==> flow/design.v <==
module Mux #(parameter N = 4)(
	input [N-1:0] A, B,
	input S,
	output [N-1:0] C
);
assign C = S? A: B;
endmodule 
module Adder #(parameter N = 4)(
    input [N-1:0] A,B,
    output [N-1:0] C
);
assign C = A+B;
endmodule
module Register #(parameter N = 10) (
	input clk, rst,
	input [N-1:0] D,
	input en,
	output logic [N-1:0] Q
);
always_ff @(posedge clk or posedge rst)
	if(rst) Q <= 10'h00;
	else if(en)
		Q <= D;
endmodule 
module Register_File(
    input  logic [3:0] A1, A2, A3,
    input  logic       clk,
    input  logic       rst,
    input  logic       WE3,
    input  logic [31:0] WD3,
    input  logic [31:0] R15,
    output logic [31:0] RD1, RD2
);
    logic [31:0] rf [14:0];   
    always_ff @(posedge clk) begin
        if (rst) begin
            for (int i = 0; i < 15; i++)
                rf[i] <= 32'h00000000;
        end else if (WE3) begin
            rf[A3] <= WD3;
        end
    end
    assign RD1 = (A1 == 4'b1111) ? R15 : rf[A1];
    assign RD2 = (A2 == 4'b1111) ? R15 : rf[A2];
endmodule
module Extender(
    input  logic [23:0] A,
    input  logic [1:0] ImmSrc,
    output logic [31:0] Out
);
 always_comb
    case(ImmSrc)
    2'b00: Out={24'b0,A[7:0]};
    2'b01: Out={20'b0,A[11:0]};
    2'b10: Out={{6{A[23]}},A[23:0],2'b00};
    default: Out=32'bx; 
    endcase
 endmodule
module ALU #(parameter N = 32)(
    input  logic [N-1:0] A,
    input  logic [N-1:0] B,
    input  logic [1:0]   ALUCtrl,
    output logic [N-1:0] Result,
    output logic [3:0]   Flags  
);
    logic [N:0] pre_Result;   
    logic [N:0] pre_Sub;      
    always_comb begin
        Result     = '0;
        pre_Result = '0;
        pre_Sub    = '0;
        Flags      = 4'b0000;
        case (ALUCtrl)
            2'b10: begin   
                Result = A & B;
            end
            2'b11: begin   
                Result = A | B;
            end
            2'b00: begin   
                pre_Result = {1'b0, A} + {1'b0, B};
                Result     = pre_Result[N-1:0];
                Flags[2]   = pre_Result[N];   
                Flags[3]   = (A[N-1] == B[N-1]) && (Result[N-1] != A[N-1]);  
            end
            2'b01: begin   
                pre_Sub    = {1'b0, A} - {1'b0, B};
                Result     = pre_Sub[N-1:0];
                Flags[2]   = pre_Sub[N];   
                Flags[3]   = (A[N-1] != B[N-1]) && (Result[N-1] != A[N-1]);  
            end
        endcase
        Flags[0] = (Result == 0);      
        Flags[1] = Result[N-1];        
    end
endmodule
module Condition_Check(
    input  logic [3:0] Flag,   
    input  logic [3:0] Cond,
    output logic       CondEx
);
logic V, C, N, Z;
assign {V, C, N, Z} = Flag;
always_comb begin
    case (Cond)
        4'b0000: CondEx = Z;                      
        4'b0001: CondEx = ~Z;                     
        4'b0010: CondEx = C;                      
        4'b0011: CondEx = ~C;                     
        4'b0100: CondEx = N;                      
        4'b0101: CondEx = ~N;                     
        4'b0110: CondEx = V;                      
        4'b0111: CondEx = ~V;                     
        4'b1000: CondEx = ~Z & C;                 
        4'b1001: CondEx = Z | ~C;                 
        4'b1010: CondEx = ~(N ^ V);               
        4'b1011: CondEx = N ^ V;                  
        4'b1100: CondEx = ~Z & ~(N ^ V);          
        4'b1101: CondEx = Z | (N ^ V);            
        4'b1110: CondEx = 1'b1;                   
        default: CondEx = 1'b0;                   
    endcase
end
endmodule
module Decoder (
	input logic [1:0] Op,
	input logic[5:0] Funct,
	input logic[3:0] Rd,
	output logic [1:0] FlagW,
	output logic PCS, RegW, MemW, MemtoReg, ALUSrc, 
	output logic [1:0] ImmSrc, RegSrc, ALUControl,
	output logic NoWrite
);
	logic Branch, ALUOP;
	PC_Logic pc_logic_inst(
		.Rd(Rd),
		.Branch(Branch), 
		.RegW(RegW),
		.PCS(PCS)
	);
	Main_Decoder main_decoder_inst(
		.Op(Op),
		.Funct(Funct),
		.Branch(Branch), 
		.RegW(RegW), 
		.MemW(MemW), 
		.MemtoReg(MemtoReg), 
		.ALUSrc(ALUSrc), 
		.ImmSrc(ImmSrc), 
		.RegSrc(RegSrc),
		.ALUOP(ALUOP)
	);
	ALU_Decoder alu_decoder_inst (
		.ALUOP(ALUOP),
		.Funct(Funct[4:0]),
		.ALUControl(ALUControl), 
		.FlagW(FlagW),
		.NoWrite(NoWrite)
	);
endmodule 
module PC_Logic (
	input logic [3:0] Rd,
	input logic Branch, RegW,
	output logic PCS
);
	assign PCS = ((Rd == 4'd15) & RegW) | Branch;
endmodule 
module Main_Decoder (
	input logic [1:0] Op,
	input logic [5:0] Funct,
	output logic Branch, RegW, MemW, MemtoReg, ALUSrc, 
	output logic [1:0] ImmSrc, RegSrc,
	output logic ALUOP
);
    always_comb begin
	     Branch = 0;
        RegW = 0;
        MemW = 0;
        MemtoReg = 0;
        ALUSrc = 0;
        ImmSrc = 2'b00;
        RegSrc = 2'b00;
        ALUOP = 0;
        case (Op)
            2'b00: begin
					 Branch = 0;
					 MemtoReg = 0;
					 MemW = 0;
					 RegW = 1;
					 ALUOP = 1;
                if (Funct[5] == 1'b0) begin
                    ALUSrc = 0;
                    RegSrc = 2'b00;
                end else begin
                    ALUSrc = 1;
                    ImmSrc = 2'b00;
                    RegSrc = 2'b00;  
                end
            end
            2'b01: begin
					 Branch = 0;
					 ALUSrc = 1;
					 ImmSrc = 2'b01;
					 ALUOP = 0;
                if (Funct[0] == 1'b0) begin
                    MemW  = 1;
                    RegW  = 0;
                    RegSrc = 2'b10;
                end else begin
						  MemtoReg = 1;
						  MemW = 0;
						  RegW = 1;
						  RegSrc = 2'b00;
                end
            end
            2'b10: begin
					 Branch = 1;
					 MemtoReg = 0;
					 MemW = 0;
					 ALUSrc = 1;
					 ImmSrc = 2'b10;
					 RegW = 0;
					 RegSrc = 2'b01;
					 ALUOP = 0;
            end
        endcase
    end
endmodule
module ALU_Decoder (
	input logic ALUOP,
	input logic [4:0] Funct,
	output logic [1:0] ALUControl, FlagW,
	output logic NoWrite
);
	always_comb begin
		 case (ALUOP)
			  1'b0: begin
					ALUControl = 2'b00;
					FlagW      = 2'b00;
					NoWrite    = 1'b0;
			  end
			  1'b1: begin
					case (Funct[4:1])
						 4'b0100: begin
							  ALUControl = 2'b00;
							  FlagW      = Funct[0] ? 2'b11 : 2'b00;
							  NoWrite    = 1'b0;
						 end
						 4'b0010: begin
							  ALUControl = 2'b01;
							  FlagW      = Funct[0] ? 2'b11 : 2'b00;
							  NoWrite    = 1'b0;
						 end
						 4'b0000: begin
							  ALUControl = 2'b10;
							  FlagW      = Funct[0] ? 2'b10 : 2'b00;
							  NoWrite    = 1'b0;
						 end
						 4'b1100: begin
							  ALUControl = 2'b11;
							  FlagW      = Funct[0] ? 2'b10 : 2'b00;
							  NoWrite    = 1'b0;
						 end
						 4'b1010: begin 
							  ALUControl = 2'b01;
							  FlagW = 2'b11;
							  NoWrite = 1'b1;
						 end
						 default: begin
							  ALUControl = 2'b00;
							  FlagW      = 2'b00;
							  NoWrite    = 1'b0;
						 end
					endcase
			  end
		 endcase
	end
endmodule 
module Control_Unit(
    input  logic [3:0] Cond,
    input  logic [1:0] Op,
    input  logic [5:0] Funct,
    input  logic [3:0] Rd,
    input  logic [3:0] Flags,
    input  logic       clk,
    input  logic       rst,
    output logic       PCSrc,
    output logic       MemtoReg,
    output logic       MemWrite,
    output logic [1:0] ALUControl,
    output logic       ALUSrc,
    output logic [1:0] ImmSrc,
    output logic       RegWrite,
    output logic [1:0] RegSrc
);
    logic       RegW;
    logic       MemW;
    logic       ALUOP;
    logic       Branch;
    logic       PCS;
    logic       CondEx;
    logic [1:0] FlagW;
    logic [3:0] ALUfLags;
	 logic NoWrite;
	Decoder decoder_inst (
		.Op(Op),
		.Funct(Funct),
		.Rd(Rd),
		.FlagW(FlagW),
		.PCS(PCS), 
		.RegW(RegW), 
		.MemW(MemW), 
		.MemtoReg(MemtoReg), 
		.ALUSrc(ALUSrc), 
		.ImmSrc(ImmSrc), 
		.RegSrc(RegSrc), 
		.ALUControl(ALUControl),
		.NoWrite(NoWrite)
	);
    Register #(2) Register_Flag1(
        .clk(clk), 
        .rst(rst),
        .D(Flags[3:2]),
        .en(FlagW[1] & CondEx),
        .Q(ALUfLags[3:2])
    );
    Register #(2) Register_Flag2(
        .clk(clk), 
        .rst(rst),
        .D(Flags[1:0]),
        .en(FlagW[0] & CondEx),
        .Q(ALUfLags[1:0])
    );
    Condition_Check inst_Condition_Check(
        .Flag(ALUfLags), 
        .Cond(Cond), 
        .CondEx(CondEx)
    );
    assign PCSrc     = PCS & CondEx & ~NoWrite;
    assign RegWrite  = RegW & CondEx;
    assign MemWrite  = MemW & CondEx;
endmodule
module CPU (
	input logic clk, rst,
	input logic [31:0] Instr,
	input logic [31:0] ReadData,
	output logic [31:0] WriteData,
	output logic MemWrite,
	output logic [31:0] PC,
	output logic [31:0] ALUResult,
	output logic [31:0] Result
);
	logic [3:0] RA1, RA2;
	logic [31:0] SrcA, SrcB;
	logic [31:0] next_PC, PCPlus4, PCPlus8;
	logic [31:0] ExtImm;
	logic PCSrc;
	logic MemtoReg;
	logic [1:0] ALUControl;
	logic ALUSrc;
	logic [1:0] ImmSrc;
	logic RegWrite;
	logic [1:0] RegSrc;
	logic [3:0] AluFlags;
	logic started;
	logic load_PC;
	always_ff @(posedge clk or posedge rst) begin
		if (rst)
			started <= 0;
		else
			started <= 1;
	end
	assign load_PC = started;
	Mux #(.N(32)) next_PC_inst (
		.A(Result),
		.B(PCPlus4),
		.S(PCSrc),
		.C(next_PC)
	);
	Register #(.N(32)) PC_Register (
		.clk(clk), 
		.rst(rst),
		.D(next_PC),
		.en(load_PC),
		.Q(PC)
	);
	Mux #(.N(4)) RA1_inst (
		.A(4'd15),
		.B(Instr[19:16]),
		.S(RegSrc[0]),
		.C(RA1)
	);
	Mux #(.N(4)) RA2_inst (
		.A(Instr[15:12]),
		.B(Instr[3:0]),
		.S(RegSrc[1]),
		.C(RA2)
	);
	Adder #(.N(32)) PCPlus4_inst (
		.A(PC),
		.B(32'd4),
		.C(PCPlus4)
	);
	Adder #(.N(32)) PCPlus8_inst (
		.A(32'd8),
		.B(PC),
		.C(PCPlus8)
	);
	Register_File Reg_file_inst (
		.A1(RA1),
		.A2(RA2),
		.A3(Instr[15:12]),
		.clk(clk),
		.rst(rst),
		.WE3(RegWrite),
		.R15(PCPlus8),
		.RD1(SrcA),
		.RD2(WriteData),
		.WD3(Result)
	);
	Extender Extender_ins (
		.A(Instr[23:0]),
		.ImmSrc(ImmSrc),
		.Out(ExtImm)
	);
	Mux #(.N(32)) ALUSrc_inst (
		.A(ExtImm),
		.B(WriteData),
		.S(ALUSrc),
		.C(SrcB)
	);
	ALU #(.N(32)) ALU_inst (
		.A(SrcA),
		.B(SrcB),
		.ALUCtrl(ALUControl),
		.Result(ALUResult),
		.Flags(AluFlags)
	);
	Mux #(.N(32)) MemToReg_inst (
		.A(ReadData),
		.B(ALUResult),
		.S(MemtoReg),
		.C(Result)
	);
	Control_Unit CU_Inst (
		.clk(clk),
		.rst(rst),
		.Cond(Instr[31:28]),
		.Op(Instr[27:26]),
		.Funct(Instr[25:20]),
		.Rd(Instr[15:12]),
		.Flags(AluFlags),
		.PCSrc(PCSrc),
		.MemtoReg(MemtoReg),
		.MemWrite(MemWrite),
		.ALUControl(ALUControl),
		.ALUSrc(ALUSrc),
		.ImmSrc(ImmSrc),
		.RegWrite(RegWrite),
		.RegSrc(RegSrc)
	);
endmodule
# Tool chain data of CPU
# Tool output for the design above, in the order of the flow.
# Line numbers count from 1 in the design file above.
# The mark - stands for no value.
dict set report design {
  design {CPU}
  clk_port {clk}
  library {sky130hd}
  lib_corner {tt_025C_1v80}
}

# After elaboration
# Yosys after proc, flatten, opt, wreduce and memory -nomap, before mapping. Memory bits, and registers merged into a memory's read port (data or address), are not among the register bits. Print and check cells are not counted. Equal cells are merged and count once.
# Memory sizes are those after Yosys's memory passes, which may raise the word count (mostly to a power of two), join words into wider ones and drop unused or constant bits.
dict set report classes {
  add_sub_neg 4
  n_eq 32
  n_mux 39
  n_logic 22
  reduce_and_logical 13
}
# op count
set op_table {}
lappend op_table {{32-bit two-way mux} 7}
lappend op_table {{32-bit case mux with 4-bit select} 1}
lappend op_table {{32-bit case mux with 3-bit select} 1}
lappend op_table {{4-bit equality test with constant B} 12}
lappend op_table {{32-bit by 32-bit adder with 33-bit output} 1}
lappend op_table {{32-bit by 32-bit subtractor with 33-bit output} 1}
lappend op_table {{32-bit by 3-bit adder with 32-bit output with constant B} 1}
lappend op_table {{32-bit bitwise AND} 1}
lappend op_table {{32-bit bitwise OR} 1}
lappend op_table {{32-bit zero test} 1}
lappend op_table {{4-bit by 32-bit adder with 32-bit output with constant A} 1}
lappend op_table {{4-bit by 3-bit equality test with 1-bit output with constant B} 5}
lappend op_table {{2-bit case mux with 2-bit select} 4}
lappend op_table {{4-bit two-way mux} 4}
lappend op_table {{1-bit case mux with 15-bit select} 1}
lappend op_table {{4-bit by 2-bit equality test with 1-bit output with constant B} 3}
lappend op_table {{2-bit case mux with 3-bit select} 2}
lappend op_table {{1-bit two-way mux} 11}
lappend op_table {{2-bit OR reduction} 5}
lappend op_table {{1-bit bitwise AND} 9}
lappend op_table {{2-bit equality test with constant B} 4}
lappend op_table {{4-bit zero test} 2}
lappend op_table {{1-bit NOT} 7}
lappend op_table {{2-bit by 1-bit equality test with 1-bit output with constant B} 3}
lappend op_table {{2-bit zero test} 3}
lappend op_table {{1-bit case mux with 3-bit select} 2}
lappend op_table {{1-bit case mux with 2-bit select} 3}
lappend op_table {{2-bit two-way mux} 3}
# Not listed: further kinds 6, cells in them 11.
dict set report bits {
  reg_bits 37
  ram_bits 512
  n_memories 1
  output_inout_bits 129
  wordCells 115
}
# memory size word_bits line_no
set memory_table {}
lappend memory_table {Reg_file_inst.rf 16 32 34} ;# logic [31:0] rf [14:0];

# Logic depth
# Depth = most cells in a row (Yosys ltp): at word level without a register or memory, in the mapped netlist without a sequential cell, where the memories' decode and read muxes count.
dict set report logic_depth {
  depth_word 11
  ABC_AREA 0
  ltp_mapped 30
  depth_no_buf 24
}

# After synthesis
# Source: synth_stat.txt of the flow (Yosys; design flattened, memories mapped). It holds for the ABC_AREA given above (unset counts as 0); a run with the other value may have another netlist.
# cell_type count area_total_um2
set by_type {}
lappend by_type {sky130_fd_sc_hd__edfxtp_1 482 1.45E+04}
lappend by_type {sky130_fd_sc_hd__mux4_2 117 2.64E+03}
lappend by_type {sky130_fd_sc_hd__nor2_1 681 2.56E+03}
lappend by_type {sky130_fd_sc_hd__ha_1 107 1.34E+03}
lappend by_type {sky130_fd_sc_hd__nand2_1 351 1.32E+03}
lappend by_type {sky130_fd_sc_hd__mux2i_1 110 1.1E+03}
lappend by_type {sky130_fd_sc_hd__o21ai_0 196 980.941}
lappend by_type {sky130_fd_sc_hd__dfrtp_1 37 925.888}
lappend by_type {sky130_fd_sc_hd__clkbuf_1 221 829.546}
lappend by_type {sky130_fd_sc_hd__mux2_2 62 698.17}
lappend by_type {sky130_fd_sc_hd__a21oi_1 137 685.658}
lappend by_type {sky130_fd_sc_hd__inv_1 171 641.866}
lappend by_type {sky130_fd_sc_hd__a31oi_1 99 619.344}
lappend by_type {sky130_fd_sc_hd__xnor2_1 49 429.162}
lappend by_type {sky130_fd_sc_hd__a211oi_1 49 367.853}
lappend by_type {sky130_fd_sc_hd__nor3_1 63 315.302}
lappend by_type {sky130_fd_sc_hd__nor2b_1 47 294.032}
lappend by_type {sky130_fd_sc_hd__buf_2 53 265.254}
# Other cell types: 83; their cells: 526.
dict set report mapped {
  stdcells 3558
  synth_area_um2 34682.0
  seq_area_um2 15399.8
  flip_flops 519
}
# The figures by module come from a second, unflattened synthesis with its own total; it is not the netlist above.
dict set report hier_totals {
  hier_cells 3388
  hier_area_um2 38894.8
}
# Rows give one instance, submodules left out.
# module n_inst n_cells area_um2 seq_area_um2
set by_module {}
lappend by_module {Register_File 1 1770 26007.4 14413.8}
lappend by_module {{ALU (N=32)} 1 812 5341.4 0.0}
lappend by_module {{Adder (N=32)} 2 248 1739.2 0.0}
lappend by_module {{Mux (N=32)} 3 36 544.3 0.0}
lappend by_module {{Register (N=32)} 1 69 1348.8 800.8}
lappend by_module {Extender 1 45 311.5 0.0}
lappend by_module {Condition_Check 1 28 193.9 0.0}
lappend by_module {{Register (N=2)} 2 5 76.3 50.0}
lappend by_module {ALU_Decoder 1 16 128.9 0.0}
lappend by_module {Main_Decoder 1 15 118.9 0.0}
lappend by_module {{Mux (N=4)} 2 4 45.0 0.0}
lappend by_module {Control_Unit 1 5 38.8 0.0}
lappend by_module {CPU 1 4 36.3 25.0}
lappend by_module {PC_Logic 1 2 15.0 0.0}
lappend by_module {Decoder 1 0 0.0 0.0}

# Timing after synthesis
# Path of least setup slack by OpenSTA after synthesis, without wires, with an ideal clock, recovery checks aside; 20% of the period is set as input and as output delay. Where synthesis merged equal registers, the netlist keeps one of their names.
dict set report synth_timing {
  kind {input -> output}
  from {input Instr[27]}
  to {output Result[26]}
  tclk_ns 20.0
  arrival_ns 9.370
  required_time_ns 16.000
  slack_ns 6.630
  path_delay_ns 5.370
  stages 24
  period_less_setup_slack_ns 13.37
}
# "path_delay_ns" = arrival - input delay + setup time.
# A path that ends at an output port has no setup time.
# "stages" counts driving pins, that of a launching flip-flop among them; a cell with two outputs on the path counts twice.
# "period_less_setup_slack_ns" is the clock period less the worst setup slack; recovery checks do not enter. This is arithmetic on one report: input and output delays are still those of the set period (20% each).
# The rows between start and end are the longest chain of elaborated cells between them; the timing report does not say that the signal goes this way. Where chains are equally long, one stands for them.
# A line is the first line of the expression or statement that the cell stems from. Yosys adds cells for indexed reads and writes and turns some case tables into memories.
# The chain passes a memory read, where the word-level depth is cut; so it can be longer than that depth.
dict set report synth_via {
  path_cell_list {sky130_fd_sc_hd__inv_1 sky130_fd_sc_hd__ha_1 sky130_fd_sc_hd__nand2b_1 sky130_fd_sc_hd__buf_4 sky130_fd_sc_hd__mux2i_2 sky130_fd_sc_hd__mux4_2 sky130_fd_sc_hd__mux4_2 sky130_fd_sc_hd__a21oi_1 sky130_fd_sc_hd__nor2_1 sky130_fd_sc_hd__a31o_2 sky130_fd_sc_hd__ha_1 sky130_fd_sc_hd__fa_1 sky130_fd_sc_hd__o21bai_1 sky130_fd_sc_hd__and3b_1 sky130_fd_sc_hd__nor3_1 sky130_fd_sc_hd__a2111o_1 sky130_fd_sc_hd__a31oi_4 sky130_fd_sc_hd__a21boi_0 sky130_fd_sc_hd__xnor2_1 sky130_fd_sc_hd__a21oi_1 sky130_fd_sc_hd__o21ai_2 sky130_fd_sc_hd__mux2i_2 sky130_fd_sc_hd__buf_2 sky130_fd_sc_hd__inv_1}
  elab_chain_len 9
}
# element line_no
set synth_lines {}
lappend synth_lines {{start, declared} 345} ;# input logic [31:0] Instr,
lappend synth_lines {{2-bit equality test} 184} ;# case (Op)
lappend synth_lines {{2-bit case mux with 2-bit select} 184}
lappend synth_lines {{4-bit two-way mux} 6} ;# assign C = S? A: B;
lappend synth_lines {{memory 16 x 32 bit} 34} ;# logic [31:0] rf [14:0];
lappend synth_lines {{32-bit two-way mux} 44} ;# assign RD2 = (A2 == 4'b1111) ? R15 : rf[A2];
lappend synth_lines {{32-bit two-way mux} 6}
lappend synth_lines {{32-bit by 32-bit subtractor with 33-bit output} 87} ;# pre_Sub    = {1'b0, A} - {1'b0, B};
lappend synth_lines {{32-bit case mux with 4-bit select} 73} ;# case (ALUCtrl)
lappend synth_lines {{32-bit two-way mux} 6}
lappend synth_lines {{end, declared} 351} ;# output logic [31:0] Result
# Some nets on the timed path still bear RTL names; the line given drives or declares the net.
# signal line_no
set synth_named_nets {}
lappend synth_named_nets {ALUResult[26] 73}

# Worst path after layout
# Path of least setup slack in the final report of stored run 1 (OpenROAD, finished layout, wires in). Where an end is a register, its clock arrival counts in the times.
dict set report layout_timing {
  kind {input -> output}
  from {input Instr[27]}
  to {output Result[31]}
  tclk_ns 17.2
  arrival_ns 11.85
  required_time_ns 13.76
  slack_ns 1.91
  stages 23
}
# The rows between start and end are the longest chain of elaborated cells between them; the timing report does not say that the signal goes this way. Where chains are equally long, one stands for them.
# The chain passes a memory read, where the word-level depth is cut; so it can be longer than that depth.
dict set report layout_via {
  path_cell_list {sky130_fd_sc_hd__clkdlybuf4s50_1 sky130_fd_sc_hd__inv_1 sky130_fd_sc_hd__ha_1 sky130_fd_sc_hd__nand2b_2 sky130_fd_sc_hd__mux2_8 sky130_fd_sc_hd__buf_4 sky130_fd_sc_hd__mux4_2 sky130_fd_sc_hd__mux4_2 sky130_fd_sc_hd__nor2_1 sky130_fd_sc_hd__nor2_1 sky130_fd_sc_hd__a31o_2 sky130_fd_sc_hd__ha_1 sky130_fd_sc_hd__nand4b_1 sky130_fd_sc_hd__nor4_1 sky130_fd_sc_hd__o211ai_1 sky130_fd_sc_hd__a21oi_2 sky130_fd_sc_hd__a21oi_1 sky130_fd_sc_hd__nor2_1 sky130_fd_sc_hd__mux2i_1 sky130_fd_sc_hd__a31oi_4 sky130_fd_sc_hd__mux2i_4 sky130_fd_sc_hd__inv_2 sky130_fd_sc_hd__clkdlybuf4s50_1}
  elab_chain_len 9
}
# element line_no
set layout_lines {}
lappend layout_lines {{start, declared} 345} ;# input logic [31:0] Instr,
lappend layout_lines {{2-bit equality test} 184} ;# case (Op)
lappend layout_lines {{2-bit case mux with 2-bit select} 184}
lappend layout_lines {{4-bit two-way mux} 6} ;# assign C = S? A: B;
lappend layout_lines {{memory 16 x 32 bit} 34} ;# logic [31:0] rf [14:0];
lappend layout_lines {{32-bit two-way mux} 44} ;# assign RD2 = (A2 == 4'b1111) ? R15 : rf[A2];
lappend layout_lines {{32-bit two-way mux} 6}
lappend layout_lines {{32-bit by 32-bit subtractor with 33-bit output} 87} ;# pre_Sub    = {1'b0, A} - {1'b0, B};
lappend layout_lines {{32-bit case mux with 4-bit select} 73} ;# case (ALUCtrl)
lappend layout_lines {{32-bit two-way mux} 6}
lappend layout_lines {{end, declared} 351} ;# output logic [31:0] Result

# Module CPU, platform sky130hd: 6 stored runs of the flow (Yosys, OpenROAD) with differing settings, in no particular order. Input and output delays are each 20% of the period that was set; the output load is 0.01 pF.
# "period_less_ws_ns" means the clock period less the worst setup slack. The figure is calculated, with input and output delays left at 20% of the set period.
# By "timing.worst_path_ns" is meant the share of the clock period that the worst setup path is allowed (20% is reserved at inputs, 20% at outputs), minus its slack. Clock arrival times at its registers enter into it.
# "fin_power_mw": no workload was simulated; the value follows from the tool's default switching activity.
run="stored run 1" settings CORE_UTILIZATION=40 SETUP_SLACK_MARGIN=1.56 period_ns=17.2 CAP_MARGIN=20 CORE_MARGIN=2 SLEW_MARGIN=20
run="stored run 1" results period_less_ws_ns=15.290 tns_setup_ns=0.000 fin_power_mw=4.914 dieArea_um2=89075.4 timing.hold.ws_ns=0.495 post_synth_area_um2=34682.0 worst_setup_slack_ns=1.910 fin_util_pct=46.3 finalCellArea_um2=39596.7 timing.worst_path_ns=8.41 worst_path_kind="input -> output"
run="stored run 2" settings ABC_AREA=1 CAP_MARGIN=30 CELL_PAD_IN_SITES_DETAIL_PLACEMENT=0 CORE_ASPECT_RATIO=0.94 TNS_END_PERCENT=10 period_ns=20.0 CORE_MARGIN=2 CORE_UTILIZATION=40 SLEW_MARGIN=20
run="stored run 2" results period_less_ws_ns=15.725 tns_setup_ns=0.000 fin_power_mw=4.526 dieArea_um2=96745.9 timing.hold.ws_ns=0.581 post_synth_area_um2=37708.7 worst_setup_slack_ns=4.275 fin_util_pct=45.0 finalCellArea_um2=42156.7 timing.worst_path_ns=7.72 worst_path_kind="input -> output"
run="stored run 3" settings CAP_MARGIN=0 CELL_PAD_IN_SITES_DETAIL_PLACEMENT=2 CELL_PAD_IN_SITES_GLOBAL_PLACEMENT=1 CORE_MARGIN=4 CORE_UTILIZATION=40 GPL_ROUTABILITY_DRIVEN=0 PLACE_DENSITY_LB_ADDON=0.13 SLEW_MARGIN=35 period_ns=20.0
run="stored run 3" results period_less_ws_ns=17.216 tns_setup_ns=0.000 fin_power_mw=4.273 dieArea_um2=91479.0 timing.hold.ws_ns=0.543 post_synth_area_um2=34682.0 worst_setup_slack_ns=2.784 fin_util_pct=46.3 finalCellArea_um2=39603.0 timing.worst_path_ns=9.22 worst_path_kind="input -> output"
run="stored run 4" settings CAP_MARGIN=20 CELL_PAD_IN_SITES_DETAIL_PLACEMENT=2 CELL_PAD_IN_SITES_GLOBAL_PLACEMENT=0 CORE_ASPECT_RATIO=1.73 CORE_MARGIN=4 CORE_UTILIZATION=25 CTS_CLUSTER_DIAMETER=310 GPL_ROUTABILITY_DRIVEN=0 MIN_ROUTING_LAYER="met2" PLACE_DENSITY_LB_ADDON=0.13 SLEW_MARGIN=0 period_ns=20.0
run="stored run 4" results period_less_ws_ns=17.693 tns_setup_ns=0.000 fin_power_mw=4.476 dieArea_um2=144975.0 timing.hold.ws_ns=0.538 post_synth_area_um2=34682.0 worst_setup_slack_ns=2.307 fin_util_pct=29.5 finalCellArea_um2=40656.5 timing.worst_path_ns=9.69 worst_path_kind="input -> output"
run="stored run 5" settings CORE_UTILIZATION=40 period_ns=10.5 CAP_MARGIN=20 CORE_MARGIN=2 SLEW_MARGIN=20
run="stored run 5" results period_less_ws_ns=10.486 tns_setup_ns=0.000 fin_power_mw=9.036 dieArea_um2=89075.4 timing.hold.ws_ns=0.523 post_synth_area_um2=34682.0 worst_setup_slack_ns=0.014 fin_util_pct=51.3 finalCellArea_um2=43910.9 timing.worst_path_ns=6.29 worst_path_kind="input -> output"
run="stored run 6" settings CORE_UTILIZATION=40 period_ns=17.2 CAP_MARGIN=20 CORE_MARGIN=2 SLEW_MARGIN=20
run="stored run 6" results period_less_ws_ns=15.770 tns_setup_ns=0.000 fin_power_mw=4.908 dieArea_um2=89075.4 timing.hold.ws_ns=0.495 post_synth_area_um2=34682.0 worst_setup_slack_ns=1.430 fin_util_pct=46.2 finalCellArea_um2=39561.7 timing.worst_path_ns=8.89 worst_path_kind="input -> output"
